==> flow/design.v <==
module CPU_6507(
	output [12:0] addr_bus,
	output reg [7:0] d_out,
	input [7:0] d_in,
	output reg wenb,
	input clk,
	input rstb,
	input rdy
);
reg [7:0] A;
reg [7:0] X;
reg [7:0] Y;
reg carry;
reg intr_disable;
reg overflow;
reg decimal;
reg [7:0] stack_ptr;
reg negative;
reg zero;
reg [15:0] PC;
reg [15:0] full_addr;
assign addr_bus = full_addr[12:0];
reg [7:0] addr_in_buff;
reg [7:0] I;
reg is_reset;
reg [3:0] phase;
wire [7:0] instr = phase == 1 ? d_in : I;
wire isNOP = instr == 8'hEA;
wire isLoadOrStore = instr[7:6] == 2'b10 && !isNOP && !(
		instr == 8'h90 ||
		instr == 8'hB0 ||
		instr[3:0] == 4'h8 ||
		instr[3:0] == 4'hA
	);
wire isLoad = isLoadOrStore && instr[5];
wire isStore = isLoadOrStore && !instr[5];
wire isJSR = instr == 8'h20;
wire isRTS = instr == 8'h60;
wire isRTI = instr == 8'h40;
wire isTransfer = instr == 8'h98 || instr == 8'hA8 || (instr[3:0] == 4'hA && instr[7:6] == 2'b10);
wire isBranch = instr[4:0] == 5'h10;
wire isJump = instr == 8'h4C || instr == 8'h6C;
wire isStack = ~instr[7] && instr[4:0] == 5'h08;
wire pull = instr[5];
wire isSpecial = (~instr[7] && instr[4:0] == 5'h18) || instr == 8'hB8 || instr == 8'hD8 || instr == 8'hF8;
wire isArith = !isLoadOrStore && !isNOP && !isTransfer && !isBranch && !isJump && !isTransfer && !isStack && !isSpecial;
wire isBreak = instr == 8'h00;
wire isImplied = instr[3:0] == 4'hA || instr[3:0] == 4'h8;
wire isImmediate = instr[4:0] == 5'h09 || instr[3:0] == 4'h02 || (instr[7] && ~instr[4] && instr[3:0] == 0); 
wire isIndexed = instr[4];
wire indexedByY = instr[3:0] == 4'h1 || instr[3:0] == 4'h9 || instr == 8'h96 || instr == 8'hB6 || instr == 8'hBE;
wire indexedIndirect = instr[4:0] == 5'h01;
wire indirectIndexed = instr[4:0] == 5'h11;
wire zeropage = (indexedIndirect || indirectIndexed || instr[3:2] == 2'b01) && !isImplied;
wire addr16 = !isImmediate && (instr[3:0] == 4'h9 || instr[3:2] == 2'b11 || instr == 8'h20) && !isImplied;
wire isCompare = (instr[7:5] == 3'b110 && instr[1:0] == 2'b01) || instr[3:0] == 4'h4 || instr[3:0] == 4'h0 || instr[3:0] == 4'hC;
wire isBit = instr == 8'h2C || instr == 8'h24;
wire [7:0] ALU_in1 = ~instr[0] && instr[3:0] != 4'hA && ~instr[7] ? d_in : (  
		instr[7] && instr[1:0] == 2'b00 ? (instr[5] ? X : Y) : (
		instr[7] && instr[1:0] == 2'b01 ? A : (
		(instr[7] && instr[1:0] == 2'b10 && instr != 8'hCA) || isBit ? d_in : (
		instr == 8'hCA ? X : (instr == 8'h88 ? Y : A)
	))));
wire [7:0] ALU_in2 = d_in;
wire [7:0] ALU_nin2 = ~d_in;
reg [8:0] ALU_res;
wire [7:0] ALU_sub = ALU_in1 - ALU_in2;
wire [7:0] ALU_sbc = ALU_sub - !carry;
wire [3:0] ALU_opsel = {instr[0], instr[7:5]};
wire [8:0] CMP_res = {1'b0, ALU_in1} + {1'b0, ALU_nin2} + 9'd1;
always @(*) begin
	case(ALU_opsel)
		0: ALU_res <= {ALU_in1, 1'b0};
		1: ALU_res <= {ALU_in1, carry};
		2: ALU_res <= {ALU_in1[0], 1'b0, ALU_in1[7:1]};
		3: ALU_res <= {ALU_in1[0], carry, ALU_in1[7:1]};
		4: ALU_res <= {carry, ALU_in1 - 1'b1};
		5: ALU_res <= {carry, ALU_in1};
		6: ALU_res <= instr == 8'hC8 ? {carry, ALU_in1 + 1'b1} : {carry, ALU_in1 - 1'b1};
		7: ALU_res <= {carry, ALU_in1 + 1'b1};
		8: ALU_res <= {carry, ALU_in1 | ALU_in2};
		9: ALU_res <= {carry, ALU_in1 & ALU_in2};
		10: ALU_res <= {carry, ALU_in1 ^ ALU_in2};
		11: ALU_res <= ALU_in1 + ALU_in2 + carry;
		12: ALU_res <= {carry, ALU_in1};
		13: ALU_res <= {carry, ALU_in1};
		14: ALU_res <= ALU_in1 + ALU_nin2 + 1'b1;
		15: ALU_res <= ALU_in1 + ALU_nin2 + carry;
	endcase
end
wire toA = !isLoadOrStore && !isCompare && (
		instr[3:0] == 4'h1 ||
		instr[3:0] == 4'h5 ||
		instr[3:0] == 4'h9 ||
		(instr[3:0] == 4'hA && ~instr[7]) ||
		instr[3:0] == 4'hD
	);
wire toY = instr == 8'hC8 || instr == 8'h88;
wire toX = instr == 8'hE8 || instr == 8'hCA;
wire toMem = (instr[3:0] == 4'hE || instr[3:0] == 4'h6) && !isLoadOrStore;
wire loadstoreTargetA = instr[1:0] == 2'b01;
wire loadstoreTargetX = instr[1:0] == 2'b10;
wire loadstoreTargetY = instr[1:0] == 2'b00;
wire [7:0] status_word = {negative, overflow, 1'b0, 1'b0, decimal, intr_disable, zero, carry};
reg should_branch;
always @(*) begin
	case(instr[7:5])
		0: should_branch <= negative == 1'b0;
		1: should_branch <= negative == 1'b1;
		2: should_branch <= overflow == 1'b0;
		3: should_branch <= overflow == 1'b1;
		4: should_branch <= carry == 1'b0;
		5: should_branch <= carry == 1'b1;
		6: should_branch <= zero == 1'b0;
		7: should_branch <= zero == 1'b1;
	endcase
end
wire [2:0] transfer_idx = {instr[1], instr[5:4]};
reg [7:0] transfer_source;
always @(*) begin
	case(transfer_idx)
		1: transfer_source <= Y;
		2: transfer_source <= A;
		4: transfer_source <= X;
		5: transfer_source <= X;
		6: transfer_source <= A;
		7: transfer_source <= stack_ptr;
		default: transfer_source <= A;
	endcase
end
always @(posedge clk) begin
	if(!rstb) begin
		d_out <= 8'h00;
		full_addr <= 16'h0000;
		phase <= 2;
		is_reset <= 1'b1;
		I <= 8'h00;  
		wenb <= 1'b1;
		carry <= 1'b0;
		addr_in_buff <= 8'h00;
		intr_disable <= 1'b1;
		overflow <= 1'b0;
		decimal <= 1'b0;
		stack_ptr <= 8'h00;
		negative <= 1'b0;
		A <= 8'h00;
		X <= 8'h00;
		Y <= 8'h00;
		zero <= 1'b1;
	end else if(rdy) begin
		phase <= phase + 1;
		if(phase == 0) begin
			wenb <= 1'b1;
			full_addr <= PC;
			PC <= PC + 1;
		end else if(phase == 1) begin
			I <= d_in;
			if(isNOP) begin
				phase <= 0;
			end else if(isStack) begin
				if(pull) begin
					full_addr <= {8'h01, stack_ptr + 1'b1};
					stack_ptr <= stack_ptr + 1'b1;
					wenb <= 1'b1;
					phase <= 4;
				end else begin
					full_addr <= {8'h01, stack_ptr};
					stack_ptr <= stack_ptr - 1'b1;
					wenb <= 1'b0;
					d_out <= instr[6] ? A : status_word;
					phase <= 0;
				end
			end else if(isSpecial) begin
				case(instr[7:5])
					0: carry <= 1'b0;
					1: carry <= 1'b1;
					2: intr_disable <= 1'b0;
					3: intr_disable <= 1'b1;
					5: overflow <= 1'b0;
					6: decimal <= 1'b0;
					7: decimal <= 1'b1;
				endcase
				phase <= 0;
			end else if(isRTS || isRTI) begin
				phase <= isRTS ? 14 : 13;
				full_addr <= {8'h01, stack_ptr + 1'b1};
				stack_ptr <= stack_ptr + 1;
				wenb <= 1'b1;
			end else if(isTransfer) begin
				case(transfer_idx)
					1: A <= transfer_source;
					2: Y <= transfer_source;
					4: A <= transfer_source;
					5: stack_ptr <= transfer_source;
					6: X <= transfer_source;
					7: X <= transfer_source;
				endcase
				if(transfer_idx != 5) begin
					negative <= transfer_source[7];
					zero <= transfer_source == 8'h00;
				end
				phase <= 0;
			end else begin
				if(isImmediate || isBranch) begin
					full_addr <= PC;
					PC <= PC + 1;
					phase <= 4;
				end
				if(zeropage || addr16 || isJump || isJSR) begin
					full_addr <= PC;
					PC <= PC + 1;
				end
			end
		end else if(phase == 2) begin
			if(isBreak) begin
				full_addr <= 16'hFFFC | (~is_reset << 1);
			end else begin
				if(zeropage) begin
					if(indexedIndirect) begin
						full_addr <= {8'h00, d_in + X};
						phase <= 8;
					end else if(indirectIndexed) begin
						full_addr <= {8'h00, d_in};
						phase <= 8;
					end else if(isIndexed) begin
						full_addr <= {8'h00, d_in + (indexedByY ? Y : X)};
						phase <= 4;
					end else begin
						full_addr <= {8'h00, d_in};
						phase <= 4;
					end
				end
				if(addr16 || isJump || isJSR) begin
					addr_in_buff <= d_in;
					full_addr <= PC;
					PC <= PC + 1;
					if(isJSR) begin
						phase <= 10;
					end
				end
			end
		end else if(phase == 3) begin
			if(isBreak) begin
				addr_in_buff <= d_in;
				full_addr <= full_addr | 1;
			end else if(addr16 || isJump) begin
				if(instr == 8'h6C) begin
					full_addr <= {d_in, addr_in_buff};
					phase <= 8;
				end else if(isIndexed) begin
					full_addr <= {d_in, addr_in_buff} + (indexedByY ? Y : X);
				end else begin
					full_addr <= {d_in, addr_in_buff};
				end
			end
		end else if(phase == 4) begin
			phase <= 0;
			if(isBreak) begin
				if(is_reset) begin
					PC <= {d_in, addr_in_buff};
				end else begin
					phase <= 10;
				end
				is_reset <= 1'b0;
			end else if(isStack) begin
				if(instr[6]) begin
					A <= d_in;
					negative <= d_in[7];
					zero <= d_in == 8'h00;
				end else begin
					negative <= d_in[7];
					overflow <= d_in[6];
					decimal <= d_in[3];
					intr_disable <= d_in[2];
					zero <= d_in[1];
					carry <= d_in[0];
				end
			end else if(isJump) begin
				PC <= full_addr;
			end else if(isBranch) begin
				if(should_branch) begin
					PC <= PC + {d_in[7], d_in[7], d_in[7], d_in[7], d_in[7], d_in[7], d_in[7], d_in[7], d_in};
				end
			end else if(isBit) begin
				negative <= ALU_in1[7];
				overflow <= ALU_in1[6];
				zero <= (A & d_in) == 8'h00;
			end else if(isLoadOrStore) begin
				if(isLoad) begin
					if(loadstoreTargetA) begin
						A <= d_in;
					end else if(loadstoreTargetX) begin
						X <= d_in;
					end else if(loadstoreTargetY) begin
						Y <= d_in;
					end
					negative <= d_in[7];
					zero <= d_in == 8'h00;
				end else if(isStore) begin
					if(loadstoreTargetA) begin
						d_out <= A;
					end else if(loadstoreTargetX) begin
						d_out <= X;
					end else if(loadstoreTargetY) begin
						d_out <= Y;
					end
					wenb <= 1'b0;
				end
			end else if(toMem) begin
				d_out <= ALU_res[7:0];
				wenb <= 1'b0;
				negative <= ALU_res[7];
				zero <= ALU_res[7:0] == 0;
				if(~instr[7]) begin
					carry <= ALU_res[8];
				end
			end else if(toA) begin
				A <= ALU_res[7:0];
				carry <= ALU_res[8];
				zero <= ALU_res[7:0] == 0;
				negative <= ALU_res[7];
				if(ALU_opsel == 4'd11 || ALU_opsel == 4'd15) begin
					overflow <= (ALU_in1[7] == (ALU_opsel == 4'd11 ? ALU_in2[7] : ALU_nin2[7])) && (ALU_res[7] != ALU_in1[7]);
				end
			end else if(toX) begin
				X <= ALU_res[7:0];
				zero <= ALU_res[7:0] == 0;
				negative <= ALU_res[7];
			end else if(toY) begin
				Y <= ALU_res[7:0];
				zero <= ALU_res[7:0] == 0;
				negative <= ALU_res[7];
			end else if(isCompare) begin
				carry <= CMP_res[8];
				zero <= CMP_res[7:0] == 0;
				negative <= CMP_res[7];
			end
		end else if(phase == 8) begin
			addr_in_buff <= d_in;
			full_addr <= {full_addr[15:8], full_addr[7:0] + 1'b1};
			wenb <= 1'b1;
		end else if(phase == 9) begin
			if(indirectIndexed) begin
				full_addr <= {d_in, addr_in_buff} + Y;
			end else begin
				full_addr <= {d_in, addr_in_buff};
			end
			phase <= 4;
		end else if(phase == 10) begin
			full_addr <= {8'h01, stack_ptr};
			d_out <= PC[15:8];
			PC[15:8] <= d_in;
			wenb <= 1'b0;
			stack_ptr <= stack_ptr - 1;
		end else if(phase == 11) begin
			full_addr <= {8'h01, stack_ptr};
			d_out <= PC[7:0];
			PC[7:0] <= addr_in_buff;
			wenb <= 1'b0;
			stack_ptr <= stack_ptr - 1;
			if(!isBreak) begin
				phase <= 0;
			end
		end else if(phase == 12) begin
			full_addr <= {8'h01, stack_ptr};
			d_out <= status_word;
			wenb <= 1'b0;
			stack_ptr <= stack_ptr - 1;
			phase <= 0;
			intr_disable <= 1'b1;
		end else if(phase == 13) begin
			negative <= d_in[7];
			overflow <= d_in[6];
			decimal <= d_in[3];
			intr_disable <= d_in[2];
			zero <= d_in[1];
			carry <= d_in[0];
			full_addr <= {8'h01, stack_ptr + 1'b1};
			stack_ptr <= stack_ptr + 1;
			wenb <= 1'b1;
		end else if(phase == 14) begin
			PC[7:0] <= d_in;
			full_addr <= {8'h01, stack_ptr + 1'b1};
			stack_ptr <= stack_ptr + 1;
			wenb <= 1'b1;
		end else if(phase == 15) begin
			PC[15:8] <= d_in;
			full_addr <= {8'h01, stack_ptr + 1'b1};
			wenb <= 1'b1;
			phase <= 0;
		end else begin
			phase <= 0;
		end
	end
end
endmodule
Tool chain data of CPU_6507. The steps from the RTL of CPU_6507 to its reports follow in flow order. Lines are those of the file above, counted from 1. Operators: Yosys type, input widths -> output width; for muxes data width and select width s. Not given: -

Top module: CPU_6507. Clock: clk. Library: sky130hd. Corner: tt_025C_1v80.

Word level. Counts by Yosys on the flattened word-level netlist (proc, flatten, opt, wreduce; memories kept). Register bits leave out memories and registers merged into their read ports (data or address). Print and check cells are left out.

Under register bits after elaboration stands 100. The entry for bits of input ports reads 11. Under output and inout port bits stands 22. Elaborated cells: 808.

$add $sub $neg: 21. Equal/unequal tests: 211. The entry for muxes and demuxes reads 419. The entry for bitwise operators reads 17. Reduce/logical cells: 119.

Operators with widths (number): $mux 8 (186); $mux 16 (28); $mux 1 (167); $pmux 9 s14 (1); $eq 8x8->1 const B (15); $mux 4 (30); $eq 4x4->1 const B (22); $ne 5x5->1 const B (16); $ne 6x6->1 const B (13); $reduce_and 22->1 (3); $ne 3x3->1 const B (21); $ne 4x4->1 const B (14); $reduce_and 24->1 (2); $logic_not 8->1 (6); $reduce_and 21->1 (2); $logic_or 1x1->1 (40); $add 16x8->16 (2); $reduce_and 16->1 (2); $ne 2x2->1 const B (16); $eq 4x3->1 const B (8); $add 8x1->8 const B (4); $eq 8x7->1 const B (4); $ne 7x7->1 const B (4); $add 8x8->9 (3); $logic_and 1x1->1 (24); $ne 3x1->1 const B (8); $eq 3x3->1 const B (8); $sub 8x1->8 const B (3).

Not listed: further kinds 64, cells in them 135.

Longest topological paths. Longest topological path by Yosys (ltp), each cell counted once; first at word level (registers and memories cut), then after technology mapping (sequential cells cut; the memories' decode and read muxes count).

The figure for depth after elaboration is 28. Under ABC_AREA stands 0. Under mapped depth stands 25. Under mapped depth without buffers stands 22.

After synthesis. The flow's flattened synthesis, as Yosys stat reports it; memories are mapped. The netlist is that of the ABC_AREA named above (0 if unset); the other value can give another one.

Cells by type: sky130_fd_sc_hd__dfxtp_1 (number 84, area in all 1.68E+03 um^2); sky130_fd_sc_hd__ha_1 (number 83, area in all 1.04E+03 um^2); sky130_fd_sc_hd__a21oi_1 (number 172, area in all 860.826 um^2); sky130_fd_sc_hd__nand2_1 (number 217, area in all 814.531 um^2); sky130_fd_sc_hd__nor2_1 (number 202, area in all 758.227 um^2); sky130_fd_sc_hd__o21ai_0 (number 133, area in all 665.638 um^2); sky130_fd_sc_hd__xnor2_1 (number 65, area in all 569.296 um^2); sky130_fd_sc_hd__edfxtp_1 (number 16, area in all 480.461 um^2); sky130_fd_sc_hd__clkbuf_1 (number 121, area in all 454.186 um^2); sky130_fd_sc_hd__mux2i_1 (number 44, area in all 440.422 um^2); sky130_fd_sc_hd__nand3_1 (number 72, area in all 360.346 um^2); sky130_fd_sc_hd__a211oi_1 (number 47, area in all 352.838 um^2); sky130_fd_sc_hd__nor3_1 (number 66, area in all 330.317 um^2); sky130_fd_sc_hd__xor2_1 (number 37, area in all 324.061 um^2); sky130_fd_sc_hd__o221ai_1 (number 33, area in all 289.027 um^2); sky130_fd_sc_hd__o211ai_1 (number 36, area in all 270.259 um^2); sky130_fd_sc_hd__a221oi_1 (number 29, area in all 253.994 um^2); sky130_fd_sc_hd__inv_1 (number 63, area in all 236.477 um^2).

Not listed: further types 91, cells in them 564.

For cells in the netlist the number is 2084. Cell area after synthesis: 14682.8 um^2. The entry for sequential part of the area reads 2162.1 um^2. Under flip-flop cells stands 100. Buffer cells: 167.

Worst setup path after synthesis. Path of least setup slack by OpenSTA after synthesis, without wires, with an ideal clock, recovery checks aside; 20% of the period is set as input and as output delay. Where synthesis merged equal registers, the netlist keeps one of their names.

Kind: input port to flip-flop. Start point: input d_in[2]. End point: register Y[7]. Under clock period stands 9000 ps. Under input delay stands 1800 ps. The figure for setup time is 122 ps. For launch time at the first pin the number is 1800 ps. Data arrival time: 6634 ps. The entry for data required time reads 8878 ps. For path slack the number is 2244 ps. The entry for delay of the path reads 4956 ps. The figure for stages is 23. Under path buffers stands 5. For period reached after synthesis the number is 6756 ps.

"delay of the path" is the arrival time less input delay plus setup time. "stages" counts driving pins, that of a launching flip-flop among them; a cell with two outputs on the path counts twice. "period reached after synthesis" = period - worst setup slack (recovery checks aside). The figure is calculated, with input and output delays left at 20% of the set period. Between the ends stands the longest chain of elaborated cells between them, by number of cells; it is not shown to be the way that was timed. Of several equally long chains one is given. Each line given opens the expression or statement behind the cell; cells for indexed reads and writes are added by Yosys, which also makes memories of some case tables. At most two assigning lines are given for a register; there are more.

Cells stage by stage: sky130_fd_sc_hd__buf_2 -> sky130_fd_sc_hd__or4b_4 -> sky130_fd_sc_hd__buf_6 -> sky130_fd_sc_hd__or4_4 -> sky130_fd_sc_hd__buf_6 -> sky130_fd_sc_hd__a21bo_1 -> sky130_fd_sc_hd__nand3_1 -> sky130_fd_sc_hd__a31oi_2 -> sky130_fd_sc_hd__nor2_1 -> sky130_fd_sc_hd__ha_1 -> sky130_fd_sc_hd__clkbuf_1 -> sky130_fd_sc_hd__a21o_1 -> sky130_fd_sc_hd__a21oi_1 -> sky130_fd_sc_hd__o21ai_0 -> sky130_fd_sc_hd__xnor2_1 -> sky130_fd_sc_hd__a41o_1 -> sky130_fd_sc_hd__a21oi_1 -> sky130_fd_sc_hd__o32a_1 -> sky130_fd_sc_hd__a211oi_1 -> sky130_fd_sc_hd__and2_1 -> sky130_fd_sc_hd__buf_6 -> sky130_fd_sc_hd__a211oi_1 -> sky130_fd_sc_hd__o311a_1. The figure for length of the longest elaborated chain is 25. The entry for elaborated cells between the ends (all ways) reads 133. Those cells by class: 7 x add/sub; 50 x eq/ne; 29 x mux; 4 x logic; 43 x reduce/logical.

RTL lines, path after synthesis: from (decl) (RTL line 4) `input [7:0] d_in,`; $mux 8 (RTL line 27) `wire [7:0] instr = phase == 1 ? d_in : I;`; $eq 8x8->1 (RTL line 62) `instr == 8'hCA ? X : (instr == 8'h88 ? Y : A)`; $mux 8 x2 (RTL line 62); $mux 8 (RTL line 61) `(instr[7] && instr[1:0] == 2'b10 && instr != 8'hCA) || isBit ? d_in : (`; $mux 8 (RTL line 60) `instr[7] && instr[1:0] == 2'b01 ? A : (`; $mux 8 (RTL line 59) `instr[7] && instr[1:0] == 2'b00 ? (instr[5] ? X : Y) : (`; $mux 8 (RTL line 58) `wire [7:0] ALU_in1 = ~instr[0] && instr[3:0] != 4'hA && ~instr[7] ? d_in : (`; [... 10 more ...]; $mux 8 (RTL line 278) `end else if(isJump) begin`; $mux 8 (RTL line 265) `end else if(isStack) begin`; $mux 8 (RTL line 258) `if(isBreak) begin`; $mux 8 (RTL line 256) `end else if(phase == 4) begin`; $mux 8 (RTL line 242) `end else if(phase == 3) begin`; $mux 8 (RTL line 214) `end else if(phase == 2) begin`; $mux 8 (RTL line 156) `end else if(phase == 1) begin`; to (assign) (RTL line 192) `2: Y <= transfer_source;`; to (assign) (RTL line 295) `Y <= d_in;`; to (decl) (RTL line 12) `reg [7:0] Y;`.

Worst path after layout. From the final timing report of entry A: the path of least setup slack in the routed layout; clock arrival at registers is part of the times. The report prints the path's times to 10 ps; the period is as set.

Kind: input port to flip-flop. Start point: input d_in[3]. End point: register Y[7]. Under clock period stands 9000 ps. Under input delay stands 1800 ps. The figure for setup time is 110 ps. For launch time at the first pin the number is 1800 ps. Data arrival time: 8320 ps. The entry for data required time reads 9280 ps. For path slack the number is 970 ps. The figure for stages is 19. Under path buffers stands 1.

Between the ends stands the longest chain of elaborated cells between them, by number of cells; it is not shown to be the way that was timed. Of several equally long chains one is given. At most two assigning lines are given for a register; there are more.

Cells stage by stage: sky130_fd_sc_hd__clkdlybuf4s50_1 -> sky130_fd_sc_hd__nor2b_1 -> sky130_fd_sc_hd__nor3_1 -> sky130_fd_sc_hd__o31ai_1 -> sky130_fd_sc_hd__o221ai_1 -> sky130_fd_sc_hd__o31ai_4 -> sky130_fd_sc_hd__clkinv_2 -> sky130_fd_sc_hd__fa_1 -> sky130_fd_sc_hd__o21bai_1 -> sky130_fd_sc_hd__a21oi_1 -> sky130_fd_sc_hd__o31ai_1 -> sky130_fd_sc_hd__a221o_1 -> sky130_fd_sc_hd__xor2_1 -> sky130_fd_sc_hd__nor2_1 -> sky130_fd_sc_hd__o32a_1 -> sky130_fd_sc_hd__a211oi_1 -> sky130_fd_sc_hd__and2_1 -> sky130_fd_sc_hd__a211oi_1 -> sky130_fd_sc_hd__o311a_1. The figure for length of the longest elaborated chain is 25. The entry for elaborated cells between the ends (all ways) reads 133. Those cells by class: 7 x add/sub; 50 x eq/ne; 29 x mux; 4 x logic; 43 x reduce/logical.

RTL lines, path after layout: from (decl) (RTL line 4) `input [7:0] d_in,`; $mux 8 (RTL line 27) `wire [7:0] instr = phase == 1 ? d_in : I;`; $eq 8x8->1 (RTL line 62) `instr == 8'hCA ? X : (instr == 8'h88 ? Y : A)`; $mux 8 x2 (RTL line 62); $mux 8 (RTL line 61) `(instr[7] && instr[1:0] == 2'b10 && instr != 8'hCA) || isBit ? d_in : (`; $mux 8 (RTL line 60) `instr[7] && instr[1:0] == 2'b01 ? A : (`; $mux 8 (RTL line 59) `instr[7] && instr[1:0] == 2'b00 ? (instr[5] ? X : Y) : (`; $mux 8 (RTL line 58) `wire [7:0] ALU_in1 = ~instr[0] && instr[3:0] != 4'hA && ~instr[7] ? d_in : (`; [... 10 more ...]; $mux 8 (RTL line 278) `end else if(isJump) begin`; $mux 8 (RTL line 265) `end else if(isStack) begin`; $mux 8 (RTL line 258) `if(isBreak) begin`; $mux 8 (RTL line 256) `end else if(phase == 4) begin`; $mux 8 (RTL line 242) `end else if(phase == 3) begin`; $mux 8 (RTL line 214) `end else if(phase == 2) begin`; $mux 8 (RTL line 156) `end else if(phase == 1) begin`; to (assign) (RTL line 192) `2: Y <= transfer_source;`; to (assign) (RTL line 295) `Y <= d_in;`; to (decl) (RTL line 12) `reg [7:0] Y;`.

Hand-over note for CPU_6507

Settings and measured results of 3 stored flow runs for module CPU_6507 (sky130hd), not sorted in any way. The constraints put input and output delay at 20% of the set period each and load the outputs with 0.01 pF. "reached clock period": clock period set for the run, less the worst setup slack. It is reckoned from that one timing run; input and output delays stay at 20% of the period that was set. By "total power of the final layout" is meant OpenSTA's value without simulated activity: inputs other than the clock are taken to toggle once in ten clock periods, and the tool carries that through the logic.

Files of entry A:
==> flow/run.sh <==
#!/bin/bash
# the make line also repeats the synthesis and layout settings of config.mk as NAME=value (left out here)
make -C /OpenROAD-flow-scripts/flow DESIGN_CONFIG=/design/flow/config.mk WORK_HOME=/design/flow/orfs CLKGATE_MAP_FILE= finish
==> flow/config.mk <==
export PLATFORM = sky130hd
export DESIGN_NAME = CPU_6507
export DESIGN_NICKNAME = CPU_6507
export VERILOG_FILES = /design/flow/design.v
export SDC_FILE = /design/flow/constraint.sdc
export NUM_CORES = 4
export LEC_CHECK = 0
export CAP_MARGIN = 20
export CORE_MARGIN = 2
export CORE_UTILIZATION = 40
export PLACE_DENSITY_LB_ADDON = 0.25
export SLEW_MARGIN = 20
export TNS_END_PERCENT = 80
==> flow/constraint.sdc <==
create_clock -name core_clock -period 9.0 [get_ports {clk}]
set_input_delay 1.8000 -clock core_clock [delete_from_list [all_inputs] [get_ports {clk}]]
set_output_delay 1.8000 -clock core_clock [all_outputs]
set_load 0.01 [all_outputs]

Results of entry A. The total power of the final layout is 2,891 uW. The total die area comes to 38,255.4 um^2. The synthesized cell area is 14,682.8 um^2. The reached clock period is 8,034 ps. The measured post-route utilization is 0.431. The std-cell area (final layout) reads 15,676.3 um^2. The setup slack of the worst path comes to 966 ps. The total negative setup slack stands at 0 ps.

Files of entry B:
==> flow/run.sh <==
#!/bin/bash
# the make line also repeats the synthesis and layout settings of config.mk as NAME=value (left out here)
make -C /OpenROAD-flow-scripts/flow DESIGN_CONFIG=/design/flow/config.mk WORK_HOME=/design/flow/orfs CLKGATE_MAP_FILE= finish
==> flow/config.mk <==
export PLATFORM = sky130hd
export DESIGN_NAME = CPU_6507
export DESIGN_NICKNAME = CPU_6507
export VERILOG_FILES = /design/flow/design.v
export SDC_FILE = /design/flow/constraint.sdc
export NUM_CORES = 4
export LEC_CHECK = 0
export ABC_AREA = 0
export CAP_MARGIN = 20
export CELL_PAD_IN_SITES_GLOBAL_PLACEMENT = 3
export CORE_MARGIN = 2
export CORE_UTILIZATION = 23
export CTS_CLUSTER_SIZE = 29
export MAX_ROUTING_LAYER = met4
export PLACE_DENSITY_LB_ADDON = 0.13
export SETUP_SLACK_MARGIN = 0.99
export SLEW_MARGIN = 25
export TNS_END_PERCENT = 65
==> flow/constraint.sdc <==
create_clock -name core_clock -period 7.79 [get_ports {clk}]
set_input_delay 1.5580 -clock core_clock [delete_from_list [all_inputs] [get_ports {clk}]]
set_output_delay 1.5580 -clock core_clock [all_outputs]
set_load 0.01 [all_outputs]

Results of entry B. The setup slack of the worst path comes to 1,202 ps. The std-cell area (final layout) reads 16,654.7 um^2. The measured post-route utilization is 0.264. The total die area comes to 65,874.4 um^2. The reached clock period is 6,588 ps. The total power of the final layout is 3,547 uW. The synthesized cell area is 14,682.8 um^2. The total negative setup slack stands at 0 ps.

Files of entry C:
==> flow/run.sh <==
#!/bin/bash
# the make line also repeats the synthesis and layout settings of config.mk as NAME=value (left out here)
make -C /OpenROAD-flow-scripts/flow DESIGN_CONFIG=/design/flow/config.mk WORK_HOME=/design/flow/orfs CLKGATE_MAP_FILE= finish
==> flow/config.mk <==
export PLATFORM = sky130hd
export DESIGN_NAME = CPU_6507
export DESIGN_NICKNAME = CPU_6507
export VERILOG_FILES = /design/flow/design.v
export SDC_FILE = /design/flow/constraint.sdc
export NUM_CORES = 4
export LEC_CHECK = 0
export CAP_MARGIN = 0
export CELL_PAD_IN_SITES_GLOBAL_PLACEMENT = 2
export CORE_ASPECT_RATIO = 0.82
export CORE_MARGIN = 2
export CORE_UTILIZATION = 24
export CTS_CLUSTER_DIAMETER = 312
export MAX_ROUTING_LAYER = met5
export MIN_ROUTING_LAYER = met1
export PLACE_DENSITY = 0.69
export SLEW_MARGIN = 25
==> flow/constraint.sdc <==
create_clock -name core_clock -period 14.4 [get_ports {clk}]
set_input_delay 2.8800 -clock core_clock [delete_from_list [all_inputs] [get_ports {clk}]]
set_output_delay 2.8800 -clock core_clock [all_outputs]
set_load 0.01 [all_outputs]

Results of entry C. The measured post-route utilization is 0.264. The setup slack of the worst path comes to 5,406 ps. The total negative setup slack stands at 0 ps. The total power of the final layout is 1,832 uW. The total die area comes to 63,183.5 um^2. The std-cell area (final layout) reads 16,090.4 um^2. The reached clock period is 8,994 ps. The synthesized cell area is 14,682.8 um^2.

End of note.
